==> flow/design.v <==
`timescale 1ns / 1ps
module division_float_32(clock, start, operand1, operand2, result, finish, illegal);
	input clock;  
	input start;  
	input [31:0] operand1, operand2;  
	output reg [31:0] result;  
	output reg finish;  
	output illegal;  
	reg [7:0] exponent;
	reg [23:0] significand1, significand2;
	reg [95:0] temp_operand1, temp_operand2;  
	reg [95:0] sub_result;
	reg [5:0] step;  
	always @(posedge clock) begin  
		if(start) begin
			significand1 = {1'b1, operand1[22:0]};
			significand2 = {1'b1, operand2[22:0]};
			temp_operand1 = {significand1, 24'b0};  
			temp_operand2 = {significand2, 48'b0};  
			finish = 0;
			step = 0;
		end
		if(step == 48) begin  
			sub_result = temp_operand1;  
			exponent = 127 + operand1[30:23] - operand2[30:23];
			if(sub_result[72:48] * 2 > significand2) begin
				sub_result = sub_result + 1;
			end
			if(sub_result[24]) begin
				result[22:0] = sub_result[23:1];
			end else begin
				exponent = exponent - 1;
				result[22:0] = sub_result[22:0];
			end
			if((127 + operand1[30:23]) < operand2[30:23]) begin
				exponent = 0;
			end
			result[31] = operand1[31] ^ operand2[31];
			result[30:23] = exponent;
			if(operand1 == 0) result = 0;
			finish = 1;
		end else begin  
			temp_operand1 = temp_operand1 << 1;  
			if (temp_operand1 >= temp_operand2) temp_operand1 = temp_operand1 - temp_operand2 + 1;
			step = step + 1;  
		end
	end
	assign illegal = (operand2 == 0) ? 1 : 0;  
endmodule
# From RTL to reports: division_float_32
# Module division_float_32 before and after one edit of its RTL, step after step.
# "before" refers to lines of the RTL above, "after" to lines of the edited file.
# "diff" is "after" less "before", of the values as shown; "rel_change_pct" is that difference over "before", in percent.
# Operators carry their Yosys type and port widths (W data, S select, Z words).
# Cell names lack the library's common part.
# A cell with n/a has no value.
[design]
top = "division_float_32"
clock_port = "clock"
library = "sky130hd"
corner = "tt_025C_1v80"

# Diff
# The edit as a unified diff against the file above.
# A script made this edit. It changes what the design does and was not meant as an optimisation.
# begin of diff
@@ -42,5 +42,5 @@
 		end else begin  
 			temp_operand1 = temp_operand1 << 1;  
-			if (temp_operand1 >= temp_operand2) temp_operand1 = temp_operand1 - temp_operand2 + 1;
+			temp_operand1 = temp_operand1 - temp_operand2 + 1;
 			step = step + 1;  
 		end
# end of diff

# Elaborated design
# Yosys after proc, flatten, opt, wreduce and memory -nomap, before mapping. Memory bits, and registers merged into a memory's read port (data or address), are not among the register bits. Print and check cells are not counted. Equal cells are merged and count once.
[op_classes]
columns = ["element", "before", "after", "diff", "rel_change_pct"]
rows = [
  ["bitwise", 1, 1, 0, 0.00],
  ["n_reduce_logical", 3, 3, 0, 0.00],
  ["n_addsub", 7, 7, 0, 0.00],
  ["cmp", 3, 2, -1, -33.33],
  ["n_mux", 12, 11, -1, -8.33],
  ["equal", 1, 1, 0, 0.00],
]
[op_table]
columns = ["operator", "before", "after", "diff", "rel_change_pct"]
rows = [
  ["$mux W96", 4, 3, -1, -25.00],
  ["$ge A96 B96 Y1", 1, 0, -1, -100.00],
]
# Operator kinds equal on both sides are left out: 19.
[word_totals]
columns = ["element", "before", "after", "diff", "rel_change_pct"]
rows = [
  ["word_cells", 34, 32, -2, -5.88],
  ["in_bits", 66, 66, 0, 0.00],
  ["regBits", 255, 255, 0, 0.00],
  ["out_inout_bits", 34, 34, 0, 0.00],
]

# Logic depth
# Longest topological path by Yosys (ltp), each cell counted once; first at word level (registers and memories cut), then after technology mapping (sequential cells cut; the memories' decode and read muxes count).
[logic_depth]
columns = ["element", "before", "after", "diff", "rel_change_pct"]
rows = [
  ["depth_word", 5, 5, 0, 0.00],
  ["abc_area", "0", "0", "n/a", "n/a"],
  ["depth_mapped", 24, 20, -4, -16.67],
  ["depth_no_buf", 19, 18, -1, -5.26],
]

# Mapped cells and area
# Source: synth_stat.txt of the flow (Yosys; design flattened, memories mapped). It holds for the ABC_AREA given above (unset counts as 0); a run with the other value may have another netlist.
[synth_totals]
columns = ["element", "before", "after", "diff", "rel_change_pct"]
rows = [
  ["flip_flops", 254, 209, -45, -17.72],
  ["yosys_area_um2", 20771.2, 14301.2, -6470.0, -31.15],
  ["buf_cells", 99, 87, -12, -12.12],
  ["sequential_area_um2", 5405.2, 4504.3, -900.9, -16.67],
  ["mapped_cells", 2658, 1739, -919, -34.57],
]
[by_type]
columns = ["cell_type", "before", "after", "diff", "rel_change_pct"]
rows = [
  ["nand2_1", 312, 173, -139, -44.55],
  ["inv_1", 260, 127, -133, -51.15],
  ["nor2_1", 217, 134, -83, -38.25],
  ["a21oi_1", 215, 145, -70, -32.56],
  ["o21ai_0", 141, 77, -64, -45.39],
  ["ha_1", 217, 156, -61, -28.11],
  ["dfxtp_1", 222, 177, -45, -20.27],
  ["mux2i_1", 39, 4, -35, -89.74],
  ["o21ai_1", 38, 3, -35, -92.11],
  ["fa_1", 36, 2, -34, -94.44],
  ["nor2b_1", 94, 63, -31, -32.98],
  ["nand2b_1", 31, 11, -20, -64.52],
  ["nand3_1", 53, 36, -17, -32.08],
  ["a21o_1", 40, 53, 13, 32.50],
  ["a211oi_1", 23, 10, -13, -56.52],
  ["o211ai_1", 20, 8, -12, -60.00],
  ["mux2_2", 12, 24, 12, 100.00],
  ["xnor2_1", 74, 63, -11, -14.86],
]
# Cell types equal on both sides are left out: 10.
# The list need not be complete.

# Path before layout
# OpenSTA on the mapped netlist: ideal clock, no wires. The path of least setup slack (recovery checks aside). Input and output delay are each 20% of the period. Register names are those of the netlist, which keeps one name where synthesis merged equal registers.
[synth_path]
columns = ["element", "before", "after", "diff", "rel_change_pct"]
rows = [
  ["path_kind", "in2reg", "in2reg", "n/a", "n/a"],
  ["start", "input port start", "input port start", "n/a", "n/a"],
  ["end", "register temp_operand1[89]", "register result[30]", "n/a", "n/a"],
  ["path_delay_ns", 4.407, 3.849, -0.558, -12.66],
  ["launch_ns", 1.100, 1.100, 0.000, 0.00],
  ["setup_time_ns", 0.122, 0.263, 0.141, "n/a"],
  ["input_delay_ns", 1.100, 1.100, 0.000, 0.00],
  ["required_time_ns", 5.378, 5.237, -0.141, -2.62],
  ["path_buffers", 6, 4, -2, -33.33],
  ["path_slack_ns", -0.007, 0.551, 0.558, "n/a"],
  ["t_arrival_ns", 5.385, 4.686, -0.699, -12.98],
  ["period_ns", 5.5, 5.5, 0.0, 0.00],
  ["path_stages", 21, 18, -3, -14.29],
  ["period_less_setup_slack_ns", 5.507, 4.949, -0.558, -10.13],
]
# "path_delay_ns" = arrival - input delay + setup time.
# "path_stages" counts driving pins, that of a launching flip-flop among them; a cell with two outputs on the path counts twice.
# "period_less_setup_slack_ns" is the clock period less the worst setup slack; recovery checks do not enter. This is arithmetic on one report: input and output delays are still those of the set period (20% each).
# Between the ends stands the longest chain of elaborated cells between them, by number of cells; it is not shown to be the way that was timed. Of several equally long chains one is given.
# A line is the first line of the expression or statement that the cell stems from. Yosys adds cells for indexed reads and writes and turns some case tables into memories.
# At most two assigning lines are given for a register; there are more.
[synth_via_before]
path_cell_list = "buf_6 > buf_6 > buf_4 > clkbuf_1 > buf_1 > clkbuf_1 > nand2_1 > a21boi_0 > ha_1 > inv_1 > fa_1 > nand2b_1 > nor3b_1 > nand2_1 > nor4_1 > a211oi_2 > o31ai_1 > o221ai_2 > xnor2_1 > a221oi_1 > nor2_1"
elab_chain_cells = 5
cone_cells = 9
lines_between = 3
classes_between = "add/sub: 2; compare: 1; eq/ne: 1; mux: 5"
[synth_rtl_before]
columns = ["element", "line_no", "source"]
rows = [
  ["start, declared", 4, "input start;"],
  ["$mux W96", 15, "if(start) begin"],
  ["$sub A96 B96 Y96", 44, "if (temp_operand1 >= temp_operand2) temp_operand1 = temp_operand1 - temp_operand2 + 1;"],
  ["$add A96 B1 Y96", 44, ""],
  ["$mux W96", 44, ""],
  ["$mux W96", 23, "if(step == 48) begin"],
  ["end, assigned", 18, "temp_operand1 = {significand1, 24'b0};"],
  ["end, assigned", 43, "temp_operand1 = temp_operand1 << 1;"],
  ["end, declared", 11, "reg [95:0] temp_operand1, temp_operand2;"],
]
[synth_via_after]
path_cell_list = "buf_2 > buf_1 > buf_1 > nand2_1 > a21boi_0 > ha_1 > a21o_1 > a21o_1 > a221oi_2 > o21ai_1 > a211o_1 > and2_1 > buf_6 > mux2i_1 > or4_1 > nor3_2 > xnor2_1 > nor2_1"
elab_chain_cells = 5
cone_cells = 9
lines_between = 5
classes_between = "add/sub: 1; compare: 1; eq/ne: 1; mux: 6"
[synth_rtl_after]
columns = ["element", "line_no", "source"]
rows = [
  ["start, declared", 4, "input start;"],
  ["$mux W96", 15, "if(start) begin"],
  ["$add A25 B1 Y25", 27, "sub_result = sub_result + 1;"],
  ["$mux W25", 26, "if(sub_result[72:48] * 2 > significand2) begin"],
  ["$mux W25", 23, "if(step == 48) begin"],
  ["$mux W8", 29, "if(sub_result[24]) begin"],
  ["end, assigned", 39, "result[30:23] = exponent;"],
  ["end, assigned", 40, "if(operand1 == 0) result = 0;"],
  ["end, declared", 6, "output reg [31:0] result;"],
]

# Worst path after layout
# From the final timing report of each run of pair A: the path of least setup slack in the routed layout; clock arrival at registers is part of the times.
[layout_path]
columns = ["element", "before", "after", "diff", "rel_change_pct"]
rows = [
  ["path_kind", "in2reg", "in2reg", "n/a", "n/a"],
  ["start", "input port start", "input port start", "n/a", "n/a"],
  ["end", "register temp_operand1[82]", "register temp_operand1[71]", "n/a", "n/a"],
  ["t_arrival_ns", 5.45, 5.20, -0.25, -4.59],
  ["path_stages", 20, 17, -3, -15.00],
  ["input_delay_ns", 1.10, 1.10, 0.00, 0.00],
  ["period_ns", 5.5, 5.5, 0.0, 0.00],
  ["setup_time_ns", 0.08, 0.12, 0.04, "n/a"],
  ["required_time_ns", 6.01, 5.92, -0.09, -1.50],
  ["launch_ns", 1.10, 1.10, 0.00, 0.00],
  ["path_buffers", 3, 2, -1, -33.33],
  ["path_slack_ns", 0.56, 0.72, 0.16, "n/a"],
]
# Between the ends stands the longest chain of elaborated cells between them, by number of cells; it is not shown to be the way that was timed. Of several equally long chains one is given.
# At most two assigning lines are given for a register; there are more.
[layout_via_before]
path_cell_list = "buf_4 > inv_4 > buf_12 > nand2_1 > ha_1 > ha_1 > inv_1 > fa_1 > nor2b_1 > o21bai_1 > a31o_1 > a211oi_2 > o21ai_2 > o41ai_1 > buf_4 > a21o_1 > a21o_1 > a21oi_1 > mux2i_1 > nor3_1"
elab_chain_cells = 5
cone_cells = 9
lines_between = 3
classes_between = "add/sub: 2; compare: 1; eq/ne: 1; mux: 5"
[layout_rtl_before]
columns = ["element", "line_no", "source"]
rows = [
  ["start, declared", 4, "input start;"],
  ["$mux W96", 15, "if(start) begin"],
  ["$sub A96 B96 Y96", 44, "if (temp_operand1 >= temp_operand2) temp_operand1 = temp_operand1 - temp_operand2 + 1;"],
  ["$add A96 B1 Y96", 44, ""],
  ["$mux W96", 44, ""],
  ["$mux W96", 23, "if(step == 48) begin"],
  ["end, assigned", 18, "temp_operand1 = {significand1, 24'b0};"],
  ["end, assigned", 43, "temp_operand1 = temp_operand1 << 1;"],
  ["end, declared", 11, "reg [95:0] temp_operand1, temp_operand2;"],
]
[layout_via_after]
path_cell_list = "buf_4 > inv_2 > buf_12 > and2_1 > inv_1 > ha_1 > a211o_1 > a21oi_1 > o31a_1 > o2111ai_1 > nand3_1 > o31ai_2 > o2bb2ai_1 > o41ai_2 > o31ai_1 > xnor2_1 > o21ai_1"
elab_chain_cells = 4
cone_cells = 7
lines_between = 3
classes_between = "add/sub: 2; eq/ne: 1; mux: 4"
[layout_rtl_after]
columns = ["element", "line_no", "source"]
rows = [
  ["start, declared", 4, "input start;"],
  ["$mux W96", 15, "if(start) begin"],
  ["$sub A96 B96 Y96", 44, "temp_operand1 = temp_operand1 - temp_operand2 + 1;"],
  ["$add A96 B1 Y96", 44, ""],
  ["$mux W96", 23, "if(step == 48) begin"],
  ["end, assigned", 18, "temp_operand1 = {significand1, 24'b0};"],
  ["end, assigned", 43, "temp_operand1 = temp_operand1 << 1;"],
  ["end, declared", 11, "reg [95:0] temp_operand1, temp_operand2;"],
]

# Measured runs
# Both versions went through the flow (Yosys, OpenROAD) with the same settings in each pair. Constraints: input delay and output delay 20% of the set period each, output load 0.01 pF.
[settings_pair_A]
period_ns = 5.5
CAP_MARGIN = 20
CORE_MARGIN = 2
CORE_UTILIZATION = 40
SLEW_MARGIN = 20
[results_pair_A]
columns = ["element", "before", "after", "diff", "rel_change_pct"]
rows = [
  ["synth_area_um2", 20771.2, 14301.2, -6470.0, -31.15],
  ["ws_setup_ns", 0.565, 0.724, 0.159, "n/a"],
  ["design_die_area_um2", 53766.0, 37281.8, -16484.2, -30.66],
  ["final_stdcell_area_um2", 23880.4, 16712.3, -7168.1, -30.02],
  ["finalUtil_pct", 46.5, 47.2, 0.7, "n/a"],
  ["period_reached_ns", 4.935, 4.776, -0.159, -3.22],
  ["worst_hold_slack_ns", 0.428, 0.425, -0.003, "n/a"],
  ["fin_tns_ns", 0.000, 0.000, 0.000, "n/a"],
]
[settings_pair_B]
ABC_AREA = 0
CELL_PAD_IN_SITES_GLOBAL_PLACEMENT = 3
CORE_ASPECT_RATIO = 0.54
CORE_MARGIN = 3
CORE_UTILIZATION = 42
GPL_ROUTABILITY_DRIVEN = 0
GPL_TIMING_DRIVEN = 1
HOLD_SLACK_MARGIN = 0.25
MIN_ROUTING_LAYER = "met1"
PLACE_DENSITY_LB_ADDON = 0.02
SLEW_MARGIN = 20
TNS_END_PERCENT = 95
period_ns = 8.88
CAP_MARGIN = 20
[results_pair_B]
columns = ["element", "before", "after", "diff", "rel_change_pct"]
rows = [
  ["synth_area_um2", 20771.2, 14301.2, -6470.0, -31.15],
  ["ws_setup_ns", 1.655, 2.909, 1.254, "n/a"],
  ["design_die_area_um2", 52287.2, 36406.8, -15880.4, -30.37],
  ["final_stdcell_area_um2", 23217.3, 16397.0, -6820.3, -29.38],
  ["finalUtil_pct", 47.9, 50.1, 2.2, "n/a"],
  ["period_reached_ns", 7.225, 5.971, -1.254, -17.36],
  ["worst_hold_slack_ns", 0.428, 0.431, 0.003, "n/a"],
  ["fin_tns_ns", 0.000, 0.000, 0.000, "n/a"],
]
# "period_reached_ns": clock period set for the run, less the worst setup slack. It is reckoned from that one timing run; input and output delays stay at 20% of the period that was set.
